==> flow/design.v <==
`timescale 1ns / 1ps
module ram_based_shift_regs #(
    parameter integer data_width = 8,  
    parameter integer delay_n = 16,  
    parameter shift_type = "ram",  
    parameter ram_type = "lutram",  
    parameter INIT_FILE = "no_init",  
    parameter en_output_register_init = "true",  
    parameter output_register_init_v = 0,  
    parameter real simulation_delay = 1  
)(
    input wire clk,
    input wire resetn,
    input wire[data_width-1:0] shift_in,
    input wire ce,
    output wire[data_width-1:0] shift_out
);
    function integer clogb2 (input integer bit_depth);
        integer temp;
    begin
        temp = bit_depth;
        for(clogb2 = -1;temp > 0;clogb2 = clogb2 + 1)
            temp = temp >> 1;
    end
    endfunction
    reg[data_width-1:0] shift_ffs[delay_n-1:0];
    genvar shift_ffs_i;
    generate
        for(shift_ffs_i = 0;shift_ffs_i < delay_n;shift_ffs_i = shift_ffs_i + 1)
        begin:shift_ffs_blk
            if(en_output_register_init == "false")
            begin
                always @(posedge clk)
                begin
                    if(ce)
                        shift_ffs[shift_ffs_i] <= (shift_ffs_i == 0) ?
                            shift_in:shift_ffs[shift_ffs_i-1];
                end
            end
            else
            begin
                always @(posedge clk or negedge resetn)
                begin
                    if(~resetn)
                        shift_ffs[shift_ffs_i] <= output_register_init_v;
                    else if(ce)
                        shift_ffs[shift_ffs_i] <= (shift_ffs_i == 0) ?
                            shift_in:shift_ffs[shift_ffs_i-1];
                end
            end
        end
    endgenerate
    assign shift_out = shift_ffs[delay_n-1];
endmodule
`timescale 1ns / 1ps
module add_tree_2_4_8_16_32 #(
    parameter integer add_input_n = 16,  
	parameter integer add_width = 32,  
	parameter real simulation_delay = 1  
)(
	input wire aclk,
	input wire aresetn,
	input wire aclken,
	input wire[add_input_n*add_width-1:0] add_in,
	input wire add_in_vld,
	output wire signed[add_width+5-1:0] add_out,
	output wire add_out_vld
);
	wire signed[add_width-1:0] add_s0_in[0:31];
	wire add_s0_in_vld;
	reg signed[add_width+1-1:0] add_s0_out[0:15];
	reg add_s0_out_vld;
	genvar add_s0_i;
	generate
		for(add_s0_i = 0;add_s0_i < 16;add_s0_i = add_s0_i + 1)
		begin:add_s0_blk
			always @(posedge aclk)
			begin
				if(aclken & add_s0_in_vld)
					add_s0_out[add_s0_i] <= add_s0_in[add_s0_i*2] + add_s0_in[add_s0_i*2+1];
			end
		end
	endgenerate
	always @(posedge aclk or negedge aresetn)
	begin
		if(~aresetn)
			add_s0_out_vld <= 1'b0;
		else if(aclken)
			add_s0_out_vld <= add_s0_in_vld;
	end
	wire signed[add_width+1-1:0] add_s1_in[0:15];
	wire add_s1_in_vld;
	reg signed[add_width+2-1:0] add_s1_out[0:7];
	reg add_s1_out_vld;
	genvar add_s1_i;
	generate
		for(add_s1_i = 0;add_s1_i < 8;add_s1_i = add_s1_i + 1)
		begin:add_s1_blk
			always @(posedge aclk)
			begin
				if(aclken & add_s1_in_vld)
					add_s1_out[add_s1_i] <= add_s1_in[add_s1_i*2] + add_s1_in[add_s1_i*2+1];
			end
		end
	endgenerate
	always @(posedge aclk or negedge aresetn)
	begin
		if(~aresetn)
			add_s1_out_vld <= 1'b0;
		else if(aclken)
			add_s1_out_vld <= add_s1_in_vld;
	end
	wire signed[add_width+2-1:0] add_s2_in[0:7];
	wire add_s2_in_vld;
	reg signed[add_width+3-1:0] add_s2_out[0:3];
	reg add_s2_out_vld;
	genvar add_s2_i;
	generate
		for(add_s2_i = 0;add_s2_i < 4;add_s2_i = add_s2_i + 1)
		begin:add_s2_blk
			always @(posedge aclk)
			begin
				if(aclken & add_s2_in_vld)
					add_s2_out[add_s2_i] <= add_s2_in[add_s2_i*2] + add_s2_in[add_s2_i*2+1];
			end
		end
	endgenerate
	always @(posedge aclk or negedge aresetn)
	begin
		if(~aresetn)
			add_s2_out_vld <= 1'b0;
		else if(aclken)
			add_s2_out_vld <= add_s2_in_vld;
	end
	wire signed[add_width+3-1:0] add_s3_in[0:3];
	wire add_s3_in_vld;
	reg signed[add_width+4-1:0] add_s3_out[0:1];
	reg add_s3_out_vld;
	genvar add_s3_i;
	generate
		for(add_s3_i = 0;add_s3_i < 2;add_s3_i = add_s3_i + 1)
		begin:add_s3_blk
			always @(posedge aclk)
			begin
				if(aclken & add_s3_in_vld)
					add_s3_out[add_s3_i] <= add_s3_in[add_s3_i*2] + add_s3_in[add_s3_i*2+1];
			end
		end
	endgenerate
	always @(posedge aclk or negedge aresetn)
	begin
		if(~aresetn)
			add_s3_out_vld <= 1'b0;
		else if(aclken)
			add_s3_out_vld <= add_s3_in_vld;
	end
	wire signed[add_width+4-1:0] add_s4_in[0:1];
	wire add_s4_in_vld;
	reg signed[add_width+5-1:0] add_s4_out;
	reg add_s4_out_vld;
	assign add_out = add_s4_out;
	assign add_out_vld = add_s4_out_vld;
	always @(posedge aclk)
	begin
		if(aclken & add_s4_in_vld)
			add_s4_out <= add_s4_in[0] + add_s4_in[1];
	end
	always @(posedge aclk or negedge aresetn)
	begin
		if(~aresetn)
			add_s4_out_vld <= 1'b0;
		else if(aclken)
			add_s4_out_vld <= add_s4_in_vld;
	end
	genvar add_s0_in_i;
	generate
		for(add_s0_in_i = 0;add_s0_in_i < 32;add_s0_in_i = add_s0_in_i + 1)
		begin:add_s0_in_blk
			if(add_input_n == 32)
				assign add_s0_in[add_s0_in_i] = $signed(add_in[(add_s0_in_i+1)*add_width-1:add_s0_in_i*add_width]);
			else
				assign add_s0_in[add_s0_in_i] = {add_width{1'bx}};
		end
	endgenerate
	genvar add_s1_in_i;
	generate
		for(add_s1_in_i = 0;add_s1_in_i < 16;add_s1_in_i = add_s1_in_i + 1)
		begin:add_s1_in_blk
			if(add_input_n == 16)
				assign add_s1_in[add_s1_in_i] = $signed(add_in[(add_s1_in_i+1)*add_width-1:add_s1_in_i*add_width]);
			else
				assign add_s1_in[add_s1_in_i] = add_s0_out[add_s1_in_i];
		end
	endgenerate
	genvar add_s2_in_i;
	generate
		for(add_s2_in_i = 0;add_s2_in_i < 8;add_s2_in_i = add_s2_in_i + 1)
		begin:add_s2_in_blk
			if(add_input_n == 8)
				assign add_s2_in[add_s2_in_i] = $signed(add_in[(add_s2_in_i+1)*add_width-1:add_s2_in_i*add_width]);
			else
				assign add_s2_in[add_s2_in_i] = add_s1_out[add_s2_in_i];
		end
	endgenerate
	genvar add_s3_in_i;
	generate
		for(add_s3_in_i = 0;add_s3_in_i < 4;add_s3_in_i = add_s3_in_i + 1)
		begin:add_s3_in_blk
			if(add_input_n == 4)
				assign add_s3_in[add_s3_in_i] = $signed(add_in[(add_s3_in_i+1)*add_width-1:add_s3_in_i*add_width]);
			else
				assign add_s3_in[add_s3_in_i] = add_s2_out[add_s3_in_i];
		end
	endgenerate
	genvar add_s4_in_i;
	generate
		for(add_s4_in_i = 0;add_s4_in_i < 2;add_s4_in_i = add_s4_in_i + 1)
		begin:add_s4_in_blk
			if(add_input_n == 2)
				assign add_s4_in[add_s4_in_i] = $signed(add_in[(add_s4_in_i+1)*add_width-1:add_s4_in_i*add_width]);
			else
				assign add_s4_in[add_s4_in_i] = add_s3_out[add_s4_in_i];
		end
	endgenerate
	assign add_s0_in_vld = (add_input_n == 32) ? add_in_vld:1'b0;
	assign add_s1_in_vld = (add_input_n == 16) ? add_in_vld:add_s0_out_vld;
	assign add_s2_in_vld = (add_input_n == 8) ? add_in_vld:add_s1_out_vld;
	assign add_s3_in_vld = (add_input_n == 4) ? add_in_vld:add_s2_out_vld;
	assign add_s4_in_vld = (add_input_n == 2) ? add_in_vld:add_s3_out_vld;
endmodule
`timescale 1ns / 1ps
module max_tree_2_4_8_16_32 #(
    parameter integer cmp_input_n = 4,  
	parameter integer cmp_width = 4,  
	parameter real simulation_delay = 1  
)(
	input wire aclk,
	input wire aresetn,
	input wire aclken,
	input wire[cmp_input_n*cmp_width-1:0] cmp_in,
	input wire cmp_in_vld,
	output wire signed[cmp_width-1:0] cmp_out,
	output wire cmp_out_vld
);
	wire signed[cmp_width-1:0] cmp_in_arr[0:31];
	wire[31:0] cmp_in_mask;
	genvar cmp_in_i;
	generate
		for(cmp_in_i = 0;cmp_in_i < 32;cmp_in_i = cmp_in_i + 1)
		begin:cmp_in_blk
			assign cmp_in_arr[cmp_in_i] = 
				((cmp_in_i % (32/cmp_input_n)) == 0) ? 
					cmp_in[((cmp_in_i/(32/cmp_input_n))+1)*cmp_width-1:(cmp_in_i/(32/cmp_input_n))*cmp_width]:
					{1'b1, {(cmp_width-1){1'b0}}};
			assign cmp_in_mask[cmp_in_i] = 
				((cmp_in_i % (32/cmp_input_n)) == 0) ? 
					1'b1:
					1'b0;
		end
	endgenerate
	wire signed[cmp_width-1:0] cmp_s1_res[0:15];
	wire[15:0] cmp_s1_mask;
	wire signed[cmp_width-1:0] cmp_s2_res[0:7];
	wire[7:0] cmp_s2_mask;
	reg signed[cmp_width-1:0] cmp_s3_res[0:3];
	reg[3:0] cmp_s3_mask;
	reg cmp_in_vld_d1;
	genvar cmp_s1_i;
	generate
		for(cmp_s1_i = 0;cmp_s1_i < 16;cmp_s1_i = cmp_s1_i + 1)
		begin:cmp_s1_blk
			assign cmp_s1_res[cmp_s1_i] = 
				(cmp_in_mask[cmp_s1_i*2] & (cmp_in_arr[cmp_s1_i*2] > cmp_in_arr[cmp_s1_i*2+1])) ? 
					cmp_in_arr[cmp_s1_i*2]:
					cmp_in_arr[cmp_s1_i*2+1];
			assign cmp_s1_mask[cmp_s1_i] = 
				cmp_in_mask[cmp_s1_i*2] | cmp_in_mask[cmp_s1_i*2+1];
		end
	endgenerate
	genvar cmp_s2_i;
	generate
		for(cmp_s2_i = 0;cmp_s2_i < 8;cmp_s2_i = cmp_s2_i + 1)
		begin:cmp_s2_blk
			assign cmp_s2_res[cmp_s2_i] = 
				(cmp_s1_mask[cmp_s2_i*2] & (cmp_s1_res[cmp_s2_i*2] > cmp_s1_res[cmp_s2_i*2+1])) ? 
					cmp_s1_res[cmp_s2_i*2]:
					cmp_s1_res[cmp_s2_i*2+1];
			assign cmp_s2_mask[cmp_s2_i] = 
				cmp_s1_mask[cmp_s2_i*2] | cmp_s1_mask[cmp_s2_i*2+1];
		end
	endgenerate
	genvar cmp_s3_i;
	generate
		for(cmp_s3_i = 0;cmp_s3_i < 4;cmp_s3_i = cmp_s3_i + 1)
		begin:cmp_s3_blk
			always @(posedge aclk)
			begin
				if(aclken & cmp_in_vld)
				begin
					cmp_s3_res[cmp_s3_i] <= 
						(cmp_s2_mask[cmp_s3_i*2] & (cmp_s2_res[cmp_s3_i*2] > cmp_s2_res[cmp_s3_i*2+1])) ? 
							cmp_s2_res[cmp_s3_i*2]:
							cmp_s2_res[cmp_s3_i*2+1];
					cmp_s3_mask[cmp_s3_i] <= 
						cmp_s2_mask[cmp_s3_i*2] | cmp_s2_mask[cmp_s3_i*2+1];
				end
			end
		end
	endgenerate
	always @(posedge aclk or negedge aresetn)
	begin
		if(~aresetn)
			cmp_in_vld_d1 <= 1'b0;
		else if(aclken)
			cmp_in_vld_d1 <= cmp_in_vld;
	end
	wire signed[cmp_width-1:0] cmp_s4_res[0:1];
	wire[1:0] cmp_s4_mask;
	reg signed[cmp_width-1:0] cmp_s5_res;
	reg cmp_in_vld_d2;
	assign cmp_s4_res[0] = 
		(cmp_s3_mask[0] & (cmp_s3_res[0] > cmp_s3_res[1])) ? 
			cmp_s3_res[0]:
			cmp_s3_res[1];
	assign cmp_s4_res[1] = 
		(cmp_s3_mask[2] & (cmp_s3_res[2] > cmp_s3_res[3])) ? 
			cmp_s3_res[2]:
			cmp_s3_res[3];
	assign cmp_s4_mask[0] = cmp_s3_mask[0] | cmp_s3_mask[1];
	assign cmp_s4_mask[1] = cmp_s3_mask[2] | cmp_s3_mask[3];
	always @(posedge aclk)
	begin
		if(aclken & cmp_in_vld_d1)
			cmp_s5_res <= 
				(cmp_s4_mask[0] & (cmp_s4_res[0] > cmp_s4_res[1])) ? 
					cmp_s4_res[0]:
					cmp_s4_res[1];
	end
	always @(posedge aclk or negedge aresetn)
	begin
		if(~aresetn)
			cmp_in_vld_d2 <= 1'b0;
		else if(aclken)
			cmp_in_vld_d2 <= cmp_in_vld_d1;
	end
	assign cmp_out = cmp_s5_res;
	assign cmp_out_vld = cmp_in_vld_d2;
endmodule
`timescale 1ns / 1ps
module signed_mul #(
	parameter integer op_a_width = 16,  
	parameter integer op_b_width = 16,  
	parameter integer output_width = 32,  
	parameter en_in_reg = "false",  
	parameter en_out_reg = "false",  
	parameter real simulation_delay = 1  
)(
	input wire clk,
	input wire ce_in_reg,
	input wire ce_mul,
	input wire ce_out_reg,
	input wire signed[op_a_width-1:0] op_a,
	input wire signed[op_b_width-1:0] op_b,
	output wire signed[output_width-1:0] res
);
	reg signed[op_a_width-1:0] op_a_r;
	reg signed[op_b_width-1:0] op_b_r;
	always @(posedge clk)
	begin
		if(ce_in_reg)
		begin
			op_a_r <= op_a;
			op_b_r <= op_b;
		end
	end
	wire signed[op_a_width-1:0] mul_in1;
	wire signed[op_b_width-1:0] mul_in2;
	reg signed[(op_a_width+op_b_width)-1:0] mul_res;
	assign mul_in1 = (en_in_reg == "false") ? op_a:op_a_r;
	assign mul_in2 = (en_in_reg == "false") ? op_b:op_b_r;
	always @(posedge clk)
	begin
		if(ce_mul)
			mul_res <= mul_in1 * mul_in2;
	end
	reg signed[(op_a_width+op_b_width)-1:0] res_r;
	assign res = (en_out_reg == "false") ? mul_res:res_r;
	always @(posedge clk)
	begin
		if(ce_out_reg)
			res_r <= mul_res;
	end
endmodule
`timescale 1ns / 1ps
module conv_mac_cell #(
	parameter integer ATOMIC_C = 4,  
	parameter EN_SMALL_FP16 = "true",  
	parameter integer INFO_ALONG_WIDTH = 2,  
	parameter real SIM_DELAY = 1  
)(
	input wire aclk,
	input wire aresetn,
	input wire aclken,
	input wire[1:0] calfmt,  
	input wire[ATOMIC_C*16-1:0] mac_in_ftm,  
	input wire[ATOMIC_C*16-1:0] mac_in_wgt,  
	input wire mac_in_ftm_masked,  
	input wire[INFO_ALONG_WIDTH-1:0] mac_in_info_along,  
	input wire mac_in_valid,  
	output wire[7:0] mac_out_exp,  
	output wire signed[39:0] mac_out_frac,  
	output wire[INFO_ALONG_WIDTH-1:0] mac_out_info_along,  
	output wire mac_out_valid,  
	output wire[ATOMIC_C*16-1:0] mul_op_a,  
	output wire[ATOMIC_C*16-1:0] mul_op_b,  
	output wire mul_ce,  
	input wire[ATOMIC_C*32-1:0] mul_res  
);
    function integer clogb2(input integer bit_depth);
    begin
		if(bit_depth == 0)
			clogb2 = 0;
		else
		begin
			for(clogb2 = -1;bit_depth > 0;clogb2 = clogb2 + 1)
				bit_depth = bit_depth >> 1;
		end
    end
    endfunction
	localparam CAL_FMT_INT8 = 2'b00;
	localparam CAL_FMT_INT16 = 2'b01;
	localparam CAL_FMT_FP16 = 2'b10;
	wire mul_ce_inner;
	wire signed[15:0] mul_op_a_arr[0:ATOMIC_C-1];  
	wire signed[15:0] mul_op_b_arr[0:ATOMIC_C-1];  
	reg mul_ce_inner_d1;
	reg signed[15:0] mul_op_a_arr_d1[0:ATOMIC_C-1];  
	reg signed[15:0] mul_op_b_arr_d1[0:ATOMIC_C-1];  
	wire signed[31:0] mul_res_arr[0:ATOMIC_C-1];  
	assign mul_ce = aclken & mul_ce_inner_d1;
	genvar mul_i;
	generate
		for(mul_i = 0;mul_i < ATOMIC_C;mul_i = mul_i + 1)
		begin:mul_blk
			assign mul_op_a[mul_i*16+15:mul_i*16] = mul_op_a_arr_d1[mul_i];
			assign mul_op_b[mul_i*16+15:mul_i*16] = mul_op_b_arr_d1[mul_i];
			assign mul_res_arr[mul_i] = $signed(mul_res[mul_i*32+31:mul_i*32]);
			always @(posedge aclk)
			begin
				if(aclken & mul_ce_inner)
				begin
					mul_op_a_arr_d1[mul_i] <= mul_op_a_arr[mul_i];
					mul_op_b_arr_d1[mul_i] <= mul_op_b_arr[mul_i];
				end
			end
		end
	endgenerate
	always @(posedge aclk or negedge aresetn)
	begin
		if(~aresetn)
			mul_ce_inner_d1 <= 1'b0;
		else if(aclken)
			mul_ce_inner_d1 <= mul_ce_inner;
	end
	wire[15:0] mac_in_ftm_arr[0:ATOMIC_C-1];  
	wire[15:0] mac_in_wgt_arr[0:ATOMIC_C-1];  
	genvar mac_in_i;
	generate
		for(mac_in_i = 0;mac_in_i < ATOMIC_C;mac_in_i = mac_in_i + 1)
		begin:mac_in_blk
			assign mac_in_ftm_arr[mac_in_i] = mac_in_ftm[mac_in_i*16+15:mac_in_i*16];
			assign mac_in_wgt_arr[mac_in_i] = mac_in_wgt[mac_in_i*16+15:mac_in_i*16];
		end
	endgenerate
	wire signed[31:0] add_tree_in_arr[0:ATOMIC_C-1];
	wire[ATOMIC_C*32-1:0] add_tree_in;
	wire add_tree_in_mask;
	wire add_tree_in_valid;
	wire signed[36:0] add_tree_out;
	wire add_tree_out_mask;
	wire add_tree_out_valid;
	genvar add_tree_in_i;
	generate
		for(add_tree_in_i = 0;add_tree_in_i < ATOMIC_C;add_tree_in_i = add_tree_in_i + 1)
		begin:add_tree_in_blk
			assign add_tree_in[add_tree_in_i*32+31:add_tree_in_i*32] = add_tree_in_arr[add_tree_in_i];
		end
	endgenerate
	generate
		if(ATOMIC_C != 1)
		begin
			add_tree_2_4_8_16_32 #(
				.add_input_n(ATOMIC_C),
				.add_width(32),
				.simulation_delay(SIM_DELAY)
			)add_tree_u(
				.aclk(aclk),
				.aresetn(aresetn),
				.aclken(aclken),
				.add_in(add_tree_in),
				.add_in_vld(add_tree_in_valid),
				.add_out(add_tree_out),
				.add_out_vld(add_tree_out_valid)
			);
			ram_based_shift_regs #(
				.data_width(1),
				.delay_n(clogb2(ATOMIC_C)),
				.shift_type("ff"),
				.en_output_register_init("true"),
				.simulation_delay(SIM_DELAY)
			)delay_for_mask_along_with_add_tree_u(
				.clk(aclk),
				.resetn(aresetn),
				.shift_in(add_tree_in_mask),
				.ce(aclken),
				.shift_out(add_tree_out_mask)
			);
		end
		else
		begin
			assign add_tree_out = $signed(add_tree_in);
			assign add_tree_out_mask = add_tree_in_mask;
			assign add_tree_out_valid = add_tree_in_valid;
		end
	endgenerate
	reg mac_in_valid_d1;  
	reg mac_in_valid_d2;  
	reg mac_in_valid_d3;  
	reg mac_in_valid_d4;  
	always @(posedge aclk or negedge aresetn)
	begin
		if(~aresetn)
			{mac_in_valid_d4, mac_in_valid_d3, mac_in_valid_d2, mac_in_valid_d1} <= 4'b0000;
		else if(aclken)
			{mac_in_valid_d4, mac_in_valid_d3, mac_in_valid_d2, mac_in_valid_d1} <= 
				{mac_in_valid_d3, mac_in_valid_d2, mac_in_valid_d1, mac_in_valid};
	end
	reg mac_in_ftm_masked_d1;  
	reg mac_in_ftm_masked_d2;  
	reg mac_in_ftm_masked_d3;  
	reg mac_in_ftm_masked_d4;  
	always @(posedge aclk)
	begin
		if(aclken & mac_in_valid)
			mac_in_ftm_masked_d1 <= mac_in_ftm_masked;
	end
	always @(posedge aclk)
	begin
		if(aclken & mac_in_valid_d1)
			mac_in_ftm_masked_d2 <= mac_in_ftm_masked_d1;
	end
	always @(posedge aclk)
	begin
		if(aclken & mac_in_valid_d2)
			mac_in_ftm_masked_d3 <= mac_in_ftm_masked_d2;
	end
	always @(posedge aclk)
	begin
		if(aclken & mac_in_valid_d3)
			mac_in_ftm_masked_d4 <= mac_in_ftm_masked_d3;
	end
	wire signed[15:0] mul_op_a_int16_arr[0:ATOMIC_C-1];  
	wire signed[15:0] mul_op_b_int16_arr[0:ATOMIC_C-1];  
	wire mul_ce_int16;  
	wire signed[31:0] add_tree_in_int16_arr[0:ATOMIC_C-1];
	wire add_tree_in_int16_mask;
	wire add_tree_in_int16_valid;
	wire signed[39:0] mac_out_frac_int16;  
	wire mac_out_int16_mask;
	wire mac_out_int16_valid;
	assign mul_ce_int16 = mac_in_valid & (~mac_in_ftm_masked);
	assign add_tree_in_int16_mask = mac_in_ftm_masked_d2;
	assign add_tree_in_int16_valid = mac_in_valid_d2;
	assign mac_out_frac_int16 = {{3{add_tree_out[36]}}, add_tree_out};
	assign mac_out_int16_mask = add_tree_out_mask;
	assign mac_out_int16_valid = add_tree_out_valid;
	genvar cal_int16_i;
	generate
		for(cal_int16_i = 0;cal_int16_i < ATOMIC_C;cal_int16_i = cal_int16_i + 1)
		begin:cal_int16_blk
			assign mul_op_a_int16_arr[cal_int16_i] = $signed(mac_in_ftm_arr[cal_int16_i]);
			assign mul_op_b_int16_arr[cal_int16_i] = $signed(mac_in_wgt_arr[cal_int16_i]);
			assign add_tree_in_int16_arr[cal_int16_i] = mul_res_arr[cal_int16_i];
		end
	endgenerate
	wire signed[15:0] mul_op_a_fp16_arr[0:ATOMIC_C-1];  
	wire signed[15:0] mul_op_b_fp16_arr[0:ATOMIC_C-1];  
	wire mul_ce_fp16;  
	wire signed[31:0] add_tree_in_fp16_arr[0:ATOMIC_C-1];
	wire add_tree_in_fp16_mask;
	wire add_tree_in_fp16_valid;
	wire signed[4:0] max_cmp_tree_in_arr[0:ATOMIC_C-1];  
	wire[ATOMIC_C*5-1:0] max_cmp_tree_in;  
	wire max_cmp_tree_in_valid;  
	wire signed[4:0] max_cmp_tree_out;  
	wire[7:0] mac_out_exp_fp16;  
	wire signed[39:0] mac_out_frac_fp16;  
	wire mac_out_fp16_mask;
	wire mac_out_fp16_valid;
	wire fp16_s_f[0:ATOMIC_C-1];  
	wire[4:0] fp16_e_f[0:ATOMIC_C-1];  
	wire[9:0] fp16_m_f[0:ATOMIC_C-1];  
	wire fp16_s_w[0:ATOMIC_C-1];  
	wire[4:0] fp16_e_w[0:ATOMIC_C-1];  
	wire[9:0] fp16_m_w[0:ATOMIC_C-1];  
	wire[13:0] fp16_mts_f[0:ATOMIC_C-1];  
	wire[13:0] fp16_mts_w[0:ATOMIC_C-1];  
	reg fp16_mtso_sign[0:ATOMIC_C-1];  
	reg fp16_mtso_sign_d1[0:ATOMIC_C-1];  
	reg[3:0] fp16_e_h3_f_add_w[0:ATOMIC_C-1];  
	reg[3:0] fp16_e_h3_f_add_w_d1[0:ATOMIC_C-1];  
	reg[3:0] fp16_e_h3_f_add_w_d2[0:ATOMIC_C-1];  
	wire[3:0] fp16_func;  
	reg[3:0] fp16_func_d1;  
	wire[5:0] fp16_set[0:ATOMIC_C-1];  
	reg signed[28:0] fp16_signed_mtso[0:ATOMIC_C-1];  
	reg signed[28:0] fp16_shifted_mtso[0:ATOMIC_C-1];  
	assign mul_ce_fp16 = mac_in_valid & (~mac_in_ftm_masked);
	assign add_tree_in_fp16_mask = mac_in_ftm_masked_d4;
	assign add_tree_in_fp16_valid = mac_in_valid_d4;
	assign max_cmp_tree_in_valid = (calfmt == CAL_FMT_FP16) & mac_in_valid_d1 & (~mac_in_ftm_masked_d1);
	assign mac_out_frac_fp16 = {{3{add_tree_out[36]}}, add_tree_out};
	assign mac_out_fp16_mask = add_tree_out_mask;
	assign mac_out_fp16_valid = add_tree_out_valid;
	assign fp16_func = max_cmp_tree_out[3:0];
	genvar fp16_in_i;
	generate
		for(fp16_in_i = 0;fp16_in_i < ATOMIC_C;fp16_in_i = fp16_in_i + 1)
		begin:fp16_in_blk
			assign {fp16_s_f[fp16_in_i], fp16_e_f[fp16_in_i], fp16_m_f[fp16_in_i]} = 
				mac_in_ftm_arr[fp16_in_i];
			assign {fp16_s_w[fp16_in_i], fp16_e_w[fp16_in_i], fp16_m_w[fp16_in_i]} = 
				mac_in_wgt_arr[fp16_in_i];
		end
	endgenerate
	genvar fp16_mts_i;
	generate
		for(fp16_mts_i = 0;fp16_mts_i < ATOMIC_C;fp16_mts_i = fp16_mts_i + 1)
		begin:fp16_mts_blk
			assign fp16_mts_f[fp16_mts_i] = 
				{3'b000, (EN_SMALL_FP16 == "false") | (fp16_e_f[fp16_mts_i] != 5'b00000), fp16_m_f[fp16_mts_i]} << 
					(
						((EN_SMALL_FP16 == "false") | (fp16_e_f[fp16_mts_i] != 5'b00000)) ? 
							fp16_e_f[fp16_mts_i][1:0]:
							2'b01
					);
			assign fp16_mts_w[fp16_mts_i] = 
				{3'b000, (EN_SMALL_FP16 == "false") | (fp16_e_w[fp16_mts_i] != 5'b00000), fp16_m_w[fp16_mts_i]} << 
					(
						((EN_SMALL_FP16 == "false") | (fp16_e_w[fp16_mts_i] != 5'b00000)) ? 
							fp16_e_w[fp16_mts_i][1:0]:
							2'b01
					);
		end
	endgenerate
	genvar fp16_mtso_sign_i;
	generate
		for(fp16_mtso_sign_i = 0;fp16_mtso_sign_i < ATOMIC_C;fp16_mtso_sign_i = fp16_mtso_sign_i + 1)
		begin:fp16_mtso_sign_blk
			always @(posedge aclk)
			begin
				if(aclken & (calfmt == CAL_FMT_FP16) & mac_in_valid & (~mac_in_ftm_masked))
					fp16_mtso_sign[fp16_mtso_sign_i] <= fp16_s_f[fp16_mtso_sign_i] ^ fp16_s_w[fp16_mtso_sign_i];
			end
			always @(posedge aclk)
			begin
				if(aclken & (calfmt == CAL_FMT_FP16) & mac_in_valid_d1 & (~mac_in_ftm_masked_d1))
					fp16_mtso_sign_d1[fp16_mtso_sign_i] <= fp16_mtso_sign[fp16_mtso_sign_i];
			end
		end
	endgenerate
	genvar fp16_mts_mul_i;
	generate
		for(fp16_mts_mul_i = 0;fp16_mts_mul_i < ATOMIC_C;fp16_mts_mul_i = fp16_mts_mul_i + 1)
		begin:fp16_mts_mul_blk
			assign mul_op_a_fp16_arr[fp16_mts_mul_i] = {2'b00, fp16_mts_f[fp16_mts_mul_i]};
			assign mul_op_b_fp16_arr[fp16_mts_mul_i] = {2'b00, fp16_mts_w[fp16_mts_mul_i]};
		end
	endgenerate
	genvar fp16_e_h3_f_add_w_i;
	generate
		for(fp16_e_h3_f_add_w_i = 0;fp16_e_h3_f_add_w_i < ATOMIC_C;fp16_e_h3_f_add_w_i = fp16_e_h3_f_add_w_i + 1)
		begin:fp16_e_h3_f_add_w_blk
			always @(posedge aclk)
			begin
				if(aclken & (calfmt == CAL_FMT_FP16) & mac_in_valid & (~mac_in_ftm_masked))
					fp16_e_h3_f_add_w[fp16_e_h3_f_add_w_i] <= 
						fp16_e_f[fp16_e_h3_f_add_w_i][4:2] + fp16_e_w[fp16_e_h3_f_add_w_i][4:2];
			end
			always @(posedge aclk)
			begin
				if(aclken & (calfmt == CAL_FMT_FP16) & mac_in_valid_d1 & (~mac_in_ftm_masked_d1))
					fp16_e_h3_f_add_w_d1[fp16_e_h3_f_add_w_i] <= 
						fp16_e_h3_f_add_w[fp16_e_h3_f_add_w_i];
			end
			always @(posedge aclk)
			begin
				if(aclken & (calfmt == CAL_FMT_FP16) & mac_in_valid_d2 & (~mac_in_ftm_masked_d2))
					fp16_e_h3_f_add_w_d2[fp16_e_h3_f_add_w_i] <= 
						fp16_e_h3_f_add_w_d1[fp16_e_h3_f_add_w_i];
			end
		end
	endgenerate
	genvar fp16_signed_mtso_i;
	generate
		for(fp16_signed_mtso_i = 0;fp16_signed_mtso_i < ATOMIC_C;fp16_signed_mtso_i = fp16_signed_mtso_i + 1)
		begin:fp16_signed_mtso_blk
			always @(posedge aclk)
			begin
				if(aclken & (calfmt == CAL_FMT_FP16) & mac_in_valid_d2 & (~mac_in_ftm_masked_d2))
					fp16_signed_mtso[fp16_signed_mtso_i] <= 
						fp16_mtso_sign_d1[fp16_signed_mtso_i] ? 
							({1'b1, ~mul_res_arr[fp16_signed_mtso_i][27:0]} + 1'b1):
							{1'b0, mul_res_arr[fp16_signed_mtso_i][27:0]};
			end
		end
	endgenerate
	genvar max_cmp_tree_in_i;
	generate
		for(max_cmp_tree_in_i = 0;max_cmp_tree_in_i < ATOMIC_C;max_cmp_tree_in_i = max_cmp_tree_in_i + 1)
		begin:max_cmp_tree_in_blk
			assign max_cmp_tree_in_arr[max_cmp_tree_in_i] = 
				{1'b0, fp16_e_h3_f_add_w[max_cmp_tree_in_i]};
			assign max_cmp_tree_in[max_cmp_tree_in_i*5+4:max_cmp_tree_in_i*5] = 
				max_cmp_tree_in_arr[max_cmp_tree_in_i];
		end
	endgenerate
	generate
		if(ATOMIC_C != 1)
		begin
			max_tree_2_4_8_16_32 #(
				.cmp_input_n(ATOMIC_C),
				.cmp_width(5),
				.simulation_delay(SIM_DELAY)
			)max_tree_u(
				.aclk(aclk),
				.aresetn(aresetn),
				.aclken(aclken),
				.cmp_in(max_cmp_tree_in),
				.cmp_in_vld(max_cmp_tree_in_valid),
				.cmp_out(max_cmp_tree_out),
				.cmp_out_vld()
			);
		end
		else
		begin
			reg[4:0] max_cmp_tree_in_d1;  
			reg[4:0] max_cmp_tree_in_d2;  
			reg max_cmp_tree_in_valid_d1;  
			reg max_cmp_tree_in_valid_d2;  
			assign max_cmp_tree_out = max_cmp_tree_in_d2;
			always @(posedge aclk or negedge aresetn)
			begin
				if(~aresetn)
					{max_cmp_tree_in_valid_d2, max_cmp_tree_in_valid_d1} <= 2'b00;
				else if(aclken)
					{max_cmp_tree_in_valid_d2, max_cmp_tree_in_valid_d1} <= 
						{max_cmp_tree_in_valid_d1, max_cmp_tree_in_valid};
			end
			always @(posedge aclk)
			begin
				if(aclken & max_cmp_tree_in_valid)
					max_cmp_tree_in_d1 <= max_cmp_tree_in;
			end
			always @(posedge aclk)
			begin
				if(aclken & max_cmp_tree_in_valid_d1)
					max_cmp_tree_in_d2 <= max_cmp_tree_in_d1;
			end
		end
	endgenerate
	genvar fp16_shifted_mtso_i;
	generate
		for(fp16_shifted_mtso_i = 0;fp16_shifted_mtso_i < ATOMIC_C;fp16_shifted_mtso_i = fp16_shifted_mtso_i + 1)
		begin:fp16_shifted_mtso_blk
			assign fp16_set[fp16_shifted_mtso_i] = 
				{fp16_func - fp16_e_h3_f_add_w_d2[fp16_shifted_mtso_i], 2'b00};
			always @(posedge aclk)
			begin
				if(aclken & (calfmt == CAL_FMT_FP16) & mac_in_valid_d3 & (~mac_in_ftm_masked_d3))
				begin
					if(fp16_set[fp16_shifted_mtso_i] >= 6'd32)
						fp16_shifted_mtso[fp16_shifted_mtso_i] <= 29'd0;
					else
						fp16_shifted_mtso[fp16_shifted_mtso_i] <= 
							(fp16_set[fp16_shifted_mtso_i] == 6'd0) ? fp16_signed_mtso[fp16_shifted_mtso_i]:
							(fp16_set[fp16_shifted_mtso_i] == 6'd4)  ? {
																	       {4{fp16_signed_mtso[fp16_shifted_mtso_i][28]}}, 
																		   fp16_signed_mtso[fp16_shifted_mtso_i][28:4]
																	   }:
							(fp16_set[fp16_shifted_mtso_i] == 6'd8)  ? {
																	       {8{fp16_signed_mtso[fp16_shifted_mtso_i][28]}}, 
																		   fp16_signed_mtso[fp16_shifted_mtso_i][28:8]
																	   }:
							(fp16_set[fp16_shifted_mtso_i] == 6'd12) ? {
																	       {12{fp16_signed_mtso[fp16_shifted_mtso_i][28]}}, 
																		   fp16_signed_mtso[fp16_shifted_mtso_i][28:12]
																	   }:
							(fp16_set[fp16_shifted_mtso_i] == 6'd16) ? {
																	       {16{fp16_signed_mtso[fp16_shifted_mtso_i][28]}}, 
																		   fp16_signed_mtso[fp16_shifted_mtso_i][28:16]
																	   }:
							(fp16_set[fp16_shifted_mtso_i] == 6'd20) ? {
																	       {20{fp16_signed_mtso[fp16_shifted_mtso_i][28]}}, 
																		   fp16_signed_mtso[fp16_shifted_mtso_i][28:20]
																	   }:
							(fp16_set[fp16_shifted_mtso_i] == 6'd24) ? {
																	       {24{fp16_signed_mtso[fp16_shifted_mtso_i][28]}}, 
																		   fp16_signed_mtso[fp16_shifted_mtso_i][28:24]
																	   }:
																	   {
																	       {28{fp16_signed_mtso[fp16_shifted_mtso_i][28]}}, 
																		   fp16_signed_mtso[fp16_shifted_mtso_i][28:28]
																	   };
				end
			end
		end
	endgenerate
	genvar fp16_chn_acumm_i;
	generate
		for(fp16_chn_acumm_i = 0;fp16_chn_acumm_i < ATOMIC_C;fp16_chn_acumm_i = fp16_chn_acumm_i + 1)
		begin:fp16_chn_acumm_blk
			assign add_tree_in_fp16_arr[fp16_chn_acumm_i] = 
				{{3{fp16_shifted_mtso[fp16_chn_acumm_i][28]}}, fp16_shifted_mtso[fp16_chn_acumm_i]};
		end
	endgenerate
	generate
		if(ATOMIC_C != 1)
		begin
			ram_based_shift_regs #(
				.data_width(8),
				.delay_n(clogb2(ATOMIC_C)),
				.shift_type("ff"),
				.en_output_register_init("true"),
				.simulation_delay(SIM_DELAY)
			)delay_for_fp16_func_u(
				.clk(aclk),
				.resetn(aresetn),
				.shift_in({2'b00, fp16_func_d1, 2'b00}),
				.ce(aclken & (calfmt == CAL_FMT_FP16)),
				.shift_out(mac_out_exp_fp16)
			);
		end
		else
		begin
			assign mac_out_exp_fp16 = {2'b00, fp16_func_d1, 2'b00};
		end
	endgenerate
	always @(posedge aclk)
	begin
		if(aclken & (calfmt == CAL_FMT_FP16) & mac_in_valid_d3 & (~mac_in_ftm_masked_d3))
			fp16_func_d1 <= fp16_func;
	end
	assign mul_ce_inner = 
		((calfmt == CAL_FMT_FP16) & mul_ce_fp16) | 
		((calfmt == CAL_FMT_INT16) & mul_ce_int16);
	genvar mul_reuse_i;
	generate
		for(mul_reuse_i = 0;mul_reuse_i < ATOMIC_C;mul_reuse_i = mul_reuse_i + 1)
		begin:mul_reuse_blk
			assign mul_op_a_arr[mul_reuse_i] = 
				(calfmt == CAL_FMT_FP16) ? 
					mul_op_a_fp16_arr[mul_reuse_i]:
					mul_op_a_int16_arr[mul_reuse_i];
			assign mul_op_b_arr[mul_reuse_i] = 
				(calfmt == CAL_FMT_FP16) ? 
					mul_op_b_fp16_arr[mul_reuse_i]:
					mul_op_b_int16_arr[mul_reuse_i];
		end
	endgenerate
	assign add_tree_in_mask = 
		aclken & (
			((calfmt == CAL_FMT_FP16) & add_tree_in_fp16_mask) | 
			((calfmt == CAL_FMT_INT16) & add_tree_in_int16_mask)
		);
	assign add_tree_in_valid = 
		aclken & (
			((calfmt == CAL_FMT_FP16) & add_tree_in_fp16_valid) | 
			((calfmt == CAL_FMT_INT16) & add_tree_in_int16_valid)
		);
	genvar add_tree_reuse_i;
	generate
		for(add_tree_reuse_i = 0;add_tree_reuse_i < ATOMIC_C;add_tree_reuse_i = add_tree_reuse_i + 1)
		begin:add_tree_reuse_blk
			assign add_tree_in_arr[add_tree_reuse_i] = 
				(calfmt == CAL_FMT_FP16) ? 
					add_tree_in_fp16_arr[add_tree_reuse_i]:
					add_tree_in_int16_arr[add_tree_reuse_i];
		end
	endgenerate
	wire[INFO_ALONG_WIDTH-1:0] mac_out_info_along_fp16;  
	wire[INFO_ALONG_WIDTH-1:0] mac_out_info_along_int16;  
	assign mac_out_exp = 
		((calfmt == CAL_FMT_FP16) & (~mac_out_fp16_mask)) ? 
			mac_out_exp_fp16:
			8'd24;
	assign mac_out_frac = 
		(calfmt == CAL_FMT_FP16) ? 
			(mac_out_fp16_mask ? 40'd0:mac_out_frac_fp16):
			(mac_out_int16_mask ? 40'd0:mac_out_frac_int16);
	assign mac_out_info_along = 
		(calfmt == CAL_FMT_FP16) ? 
			mac_out_info_along_fp16:
			mac_out_info_along_int16;
	assign mac_out_valid = 
		aclken & (
			((calfmt == CAL_FMT_FP16) & mac_out_fp16_valid) | 
			((calfmt == CAL_FMT_INT16) & mac_out_int16_valid)
		);
	ram_based_shift_regs #(
		.data_width(INFO_ALONG_WIDTH),
		.delay_n(2+clogb2(ATOMIC_C)),
		.shift_type("ff"),
		.en_output_register_init("true"),
		.simulation_delay(SIM_DELAY)
	)delay_for_info_along_int16_u(
		.clk(aclk),
		.resetn(aresetn),
		.shift_in(mac_in_info_along),
		.ce(aclken),
		.shift_out(mac_out_info_along_int16)
	);
	ram_based_shift_regs #(
		.data_width(INFO_ALONG_WIDTH),
		.delay_n(2),
		.shift_type("ff"),
		.en_output_register_init("true"),
		.simulation_delay(SIM_DELAY)
	)delay_for_info_along_fp16_u(
		.clk(aclk),
		.resetn(aresetn),
		.shift_in(mac_out_info_along_int16),
		.ce(aclken & (calfmt == CAL_FMT_FP16)),
		.shift_out(mac_out_info_along_fp16)
	);
endmodule
`timescale 1ns / 1ps
module conv_mac_unit (
	input wire aclk,
	input wire aresetn,
	input wire aclken,
	input wire[1:0] calfmt,
	input wire[8*16-1:0] mac_in_ftm,
	input wire[8*16-1:0] mac_in_wgt,
	input wire mac_in_ftm_masked,
	input wire[1:0] mac_in_info_along,
	input wire mac_in_valid,
	output wire[7:0] mac_out_exp,
	output wire[39:0] mac_out_frac,
	output wire[1:0] mac_out_info_along,
	output wire mac_out_valid
);
	localparam integer ATOMIC_C = 8;
	wire[ATOMIC_C*16-1:0] mul_op_a;
	wire[ATOMIC_C*16-1:0] mul_op_b;
	wire mul_ce;
	wire[ATOMIC_C*32-1:0] mul_res;
	conv_mac_cell #(
		.ATOMIC_C(ATOMIC_C),
		.EN_SMALL_FP16("true"),
		.INFO_ALONG_WIDTH(2),
		.SIM_DELAY(0)
	)mac_cell_u(
		.aclk(aclk),
		.aresetn(aresetn),
		.aclken(aclken),
		.calfmt(calfmt),
		.mac_in_ftm(mac_in_ftm),
		.mac_in_wgt(mac_in_wgt),
		.mac_in_ftm_masked(mac_in_ftm_masked),
		.mac_in_info_along(mac_in_info_along),
		.mac_in_valid(mac_in_valid),
		.mac_out_exp(mac_out_exp),
		.mac_out_frac(mac_out_frac),
		.mac_out_info_along(mac_out_info_along),
		.mac_out_valid(mac_out_valid),
		.mul_op_a(mul_op_a),
		.mul_op_b(mul_op_b),
		.mul_ce(mul_ce),
		.mul_res(mul_res)
	);
	genvar mul_i;
	generate
		for(mul_i = 0;mul_i < ATOMIC_C;mul_i = mul_i + 1)
		begin:mul_blk
			signed_mul #(
				.op_a_width(16),
				.op_b_width(16),
				.output_width(32),
				.en_in_reg("false"),
				.en_out_reg("false"),
				.simulation_delay(0)
			)mul_u(
				.clk(aclk),
				.ce_in_reg(1'b0),
				.ce_mul(mul_ce),
				.ce_out_reg(1'b0),
				.op_a(mul_op_a[mul_i*16+15:mul_i*16]),
				.op_b(mul_op_b[mul_i*16+15:mul_i*16]),
				.res(mul_res[mul_i*32+31:mul_i*32])
			);
		end
	endgenerate
endmodule
Tool chain data of conv_mac_unit. The steps from the RTL of conv_mac_unit to its reports follow in flow order. Line numbers count from 1 in the design file above. Operators: Yosys type, input widths -> output width; for muxes data width and select width s. Library cell names are shortened. A cell with - has no value.

Design top: conv_mac_unit. Clock port: aclk. Standard-cell library: sky130hd. Timing corner: tt_025C_1v80.

After elaboration. Yosys after proc, flatten, opt, wreduce and memory -nomap, before mapping. Enables and synchronous resets that opt folds into registers are not counted as muxes. Print and check cells are not counted. Equal cells are merged and count once.

The entry for $add $sub $neg reads 31. Under multipliers stands 8. Under $lt $le $gt $ge stands 31. For equality and inequality tests the number is 50. The entry for shifts and indexed selects reads 16. The entry for mux-type cells reads 130. Under bitwise gates (word level) stands 60. For reduce/logical cells the number is 24.

Operator list (count): $mul 16x16->32 (8); $mux 28 (16); $mux 32 (8); $add 29x1->29 const B (8); $shl 11x2->14 (16); $not 28->28 (8); $mux 14 (16); $mux 24 (8); $mux 20 (8); $add 32x32->33 (4); $mux 16 (8); $mux 5 (22); $eq 4x3->1 const B (24); $mux 12 (8); $gt 5x5->1 const B (16); $reduce_bool 5->1 (16); $add 35x35->36 (2); $eq 4x2->1 const B (16); $mux 8 (8); $ge 6x6->1 const B (8); $logic_not 6->1 (8); $mux 40 (1); $add 36x36->37 (1); $mux 4 (9); $and 1x1->1 (35); $gt 5x5->1 (7); $mux 2 (17); $add 3x3->4 (8).

Not listed: further kinds 8, cells in them 36.

For register bits the number is 1407. The entry for input bits reads 265. The figure for output and inout port bits is 51. The entry for elaborated cells reads 493.

Depth. Longest topological path by Yosys (ltp), each cell counted once; first at word level (registers and memories cut), then after technology mapping (sequential cells cut; the memories' decode and read muxes count).

The entry for depth in word-level cells reads 9. Under ABC_AREA stands 0. The figure for mapped depth is 26. The entry for mapped depth without buffers reads 25.

Mapped cells and area. The flow's flattened synthesis, as Yosys stat reports it; memories are mapped. The netlist is that of the ABC_AREA named above (0 if unset); the other value can give another one.

Cell types: fa_1 (count 2119, total area 4.24E+04 um^2); edfxtp_1 (count 1357, total area 4.07E+04 um^2); ha_1 (count 970, total area 1.21E+04 um^2); inv_1 (count 2565, total area 9.63E+03 um^2); nand2_1 (count 2241, total area 8.41E+03 um^2); and2_1 (count 1079, total area 6.75E+03 um^2); xnor2_1 (count 614, total area 5.38E+03 um^2); a21oi_1 (count 738, total area 3.69E+03 um^2); nor2_1 (count 688, total area 2.58E+03 um^2); o21ai_0 (count 516, total area 2.58E+03 um^2); clkbuf_1 (count 582, total area 2.18E+03 um^2); a21o_1 (count 231, total area 1.73E+03 um^2); a211oi_1 (count 183, total area 1.37E+03 um^2); mux2i_1 (count 132, total area 1.32E+03 um^2); xor2_1 (count 128, total area 1.12E+03 um^2); dfrtp_1 (count 38, total area 950.912 um^2); o22ai_1 (count 131, total area 819.536 um^2); mux2_2 (count 72, total area 810.778 um^2).

Other cell types: 73; their cells: 1619.

The entry for cell count reads 16003. The figure for cell area after synthesis is 156413.8 um^2. Area of sequential cells: 41700.0 um^2. The figure for flip-flops is 1395. Under buffers stands 627.

The figures by module come from a second, unflattened synthesis with its own total; it is not the netlist above.

For cell total of the unflattened synthesis the number is 16906. The figure for area (unflattened synthesis) is 162308.2 um^2.

Each row is one instance without its submodules.

Modules: signed_mul (times used 8, cells 1166, area 11034.3 um^2, seq. area 960.9 um^2); conv_mac_cell (times used 1, cells 5379, area 51057.7 um^2, seq. area 25349.3 um^2); add_tree_2_4_8_16_32 (times used 1, cells 1813, area 18649.1 um^2, seq. area 7312.0 um^2); max_tree_2_4_8_16_32 (times used 1, cells 299, area 2660.1 um^2, seq. area 800.8 um^2); ram_based_shift_regs (times used 1, cells 51, area 997.2 um^2, seq. area 600.6 um^2); ram_based_shift_regs (times used 1, cells 21, area 411.6 um^2, seq. area 250.2 um^2); ram_based_shift_regs (times used 1, cells 8, area 145.1 um^2, seq. area 100.1 um^2); ram_based_shift_regs (times used 1, cells 6, area 108.9 um^2, seq. area 75.1 um^2); conv_mac_unit (times used 1, cells 1, area 3.8 um^2, seq. area 0.0 um^2).

Worst setup path after synthesis. Path of least setup slack by OpenSTA after synthesis, without wires, with an ideal clock, recovery checks aside; 20% of the period is set as input and as output delay. Where synthesis merged equal registers, the netlist keeps one of their names.

Path type: input-to-reg. From: input calfmt[0]. To: register mac_cell_u.fp16_e_h3_f_add_w_d2[0][0]. Under period stands 7.0 ns. Input delay: 1.400 ns. The entry for time at the first pin reads 1.400 ns. Arrival: 20.082 ns. Data required time: 5.788 ns. The figure for slack is -14.294 ns. Under path delay stands 19.894 ns. For driving pins on the path the number is 5. Under synthesis period reached stands 21.294 ns.

"path delay" is the arrival time less input delay plus setup time. "driving pins on the path": output pins that drive a net of the path, with the launching flip-flop's if there is one; two outputs of one cell count as two. "synthesis period reached" is the clock period less the worst setup slack; recovery checks do not enter. This is arithmetic on one report: input and output delays are still those of the set period (20% each). The rows between start and end are the longest chain of elaborated cells between them; the timing report does not say that the signal goes this way. Where chains are equally long, one stands for them. A line is the first line of the expression or statement that the cell stems from. Yosys adds cells for indexed reads and writes and turns some case tables into memories.

Cells stage by stage: nand2b_1 clkbuf_1 clkbuf_1 clkbuf_1 nor3_1. The figure for length of the longest elaborated chain is 4. For elaborated cells between the ends (all ways) the number is 4. Those cells by class: 1 x eq/ne; 3 x logic.

Ends and longest elaborated chain, post-synthesis: start: declaration (line 942) `input wire[1:0] calfmt,`; $eq 2x2->1 (line 698) `if(aclken & (calfmt == CAL_FMT_FP16) & mac_in_valid_d2 & (~mac_in_ftm_masked_d2))`; $and 1x1->1 x3 (line 698); end: assignment (line 699) `fp16_e_h3_f_add_w_d2[fp16_e_h3_f_add_w_i] <=`; end: declaration (line 612) `reg[3:0] fp16_e_h3_f_add_w_d2[0:ATOMIC_C-1];`.

Path in the finished layout. From the final timing report of run 2: the path of least setup slack in the routed layout; clock arrival at registers is part of the times.

Path type: reg-to-reg. From: register mac_cell_u.mul_op_a_arr_d1[7][4]. To: register mul_blk[7].mul_u.mul_res[30]. Under period stands 6.84 ns. The entry for time at the first pin reads 0.86 ns. Arrival: 7.17 ns. Data required time: 7.46 ns. The figure for slack is 0.28 ns. For driving pins on the path the number is 22.

The rows between start and end are the longest chain of elaborated cells between them; the timing report does not say that the signal goes this way. Where chains are equally long, one stands for them.

Cells stage by stage: edfxtp_1 and2_1 fa_1 inv_1 fa_1 inv_1 fa_1 fa_1 fa_1 inv_1 fa_1 inv_1 ha_1 a21o_1 a21oi_1 nor2_1 a41oi_1 o31ai_1 or4_1 a31o_2 a21oi_1 xnor2_1. The figure for length of the longest elaborated chain is 1. For elaborated cells between the ends (all ways) the number is 1. For RTL lines with such cells the number is 1. Those cells by class: 1 x mul.

Ends and longest elaborated chain, post-layout: start: declaration (line 437) `reg signed[15:0] mul_op_a_arr_d1[0:ATOMIC_C-1];`; start: assignment (line 452) `mul_op_a_arr_d1[mul_i] <= mul_op_a_arr[mul_i];`; $mul 16x16->32 (line 384) `mul_res <= mul_in1 * mul_in2;`; end: assignment (line 384); end: declaration (line 378) `reg signed[(op_a_width+op_b_width)-1:0] mul_res;`.

FLOW RESULTS
============

Measured data: module conv_mac_unit, platform sky130hd, 5 stored runs of the flow under differing settings, order arbitrary. Input and output delays are each 20% of the period that was set; the output load is 0.01 pF. By "achieved clock period" is meant the clock period of the run minus its worst setup slack. This is arithmetic on one report: input and output delays are still those of the set period (20% each). "time on the worst setup path": the worst setup path's part of the clock period (all of it between registers, 20% less for each end at a port) less its slack. A launch clock that arrives late makes it longer, a capture clock that arrives late makes it shorter. By "power consumption" is meant OpenSTA's value without simulated activity: inputs other than the clock are taken to toggle once in ten clock periods, and the tool carries that through the logic.

Run 1 has these settings: ABC_AREA 1; CAP_MARGIN 15; CELL_PAD_IN_SITES_DETAIL_PLACEMENT 2; CORE_MARGIN 5; CORE_UTILIZATION 54; CTS_CLUSTER_SIZE 91; GPL_ROUTABILITY_DRIVEN 1; HOLD_SLACK_MARGIN 0.17; MAX_ROUTING_LAYER met4; MIN_ROUTING_LAYER met2; PLACE_DENSITY_LB_ADDON 0.19; SLEW_MARGIN 20; TNS_END_PERCENT 60; period_ns 8.57. Outcome: did not finish, placement stopped with DPL-0033.

Run 2 has these settings: CORE_UTILIZATION 40; period_ns 6.84; CAP_MARGIN 20; CORE_MARGIN 2; SLEW_MARGIN 20. The netlist area reported by Yosys comes to 156413.8 um^2. The sum of negative setup slack reads 0.000 ns. The standard-cell area after routing stands at 173337.0 um^2. The die outline area stands at 396050.0 um^2. The smallest setup slack is 0.282 ns. For the achieved clock period the run shows 6.558 ns. For the time on the worst setup path the run shows 6.56 ns. Worst setup path type: reg-to-reg. The power consumption stands at 0.080401 W.

Run 3 has these settings: CORE_UTILIZATION 40; SETUP_SLACK_MARGIN 0.93; period_ns 6.84; CAP_MARGIN 20; CORE_MARGIN 2; SLEW_MARGIN 20. For the achieved clock period the run shows 6.213 ns. The smallest setup slack is 0.627 ns. The sum of negative setup slack reads 0.000 ns. For the time on the worst setup path the run shows 6.21 ns. Worst setup path type: reg-to-reg. The power consumption stands at 0.094206 W. The netlist area reported by Yosys comes to 156413.8 um^2. The die outline area stands at 396050.0 um^2. The standard-cell area after routing stands at 180974.0 um^2.

Run 4 has these settings: ABC_AREA 0; CELL_PAD_IN_SITES_GLOBAL_PLACEMENT 1; CORE_UTILIZATION 64; GPL_TIMING_DRIVEN 1; SETUP_SLACK_MARGIN 0.5; SLEW_MARGIN 20; period_ns 6.22; CAP_MARGIN 20; CORE_MARGIN 2. The power consumption stands at 0.116558 W. The smallest setup slack is -0.109 ns. The die outline area stands at 248368.0 um^2. The sum of negative setup slack reads -0.284 ns. The standard-cell area after routing stands at 181216.0 um^2. For the achieved clock period the run shows 6.329 ns. The netlist area reported by Yosys comes to 156413.8 um^2. For the time on the worst setup path the run shows 6.33 ns. Worst setup path type: reg-to-reg.

Run 5 has these settings: ABC_AREA 1; CORE_ASPECT_RATIO 0.72; CORE_UTILIZATION 40; SLEW_MARGIN 0; period_ns 7.0; CAP_MARGIN 20; CORE_MARGIN 2. For the achieved clock period the run shows 6.694 ns. The standard-cell area after routing stands at 177288.0 um^2. The die outline area stands at 414202.0 um^2. For the time on the worst setup path the run shows 6.69 ns. Worst setup path type: reg-to-reg. The sum of negative setup slack reads 0.000 ns. The power consumption stands at 0.088441 W. The netlist area reported by Yosys comes to 163600.7 um^2. The smallest setup slack is 0.306 ns.
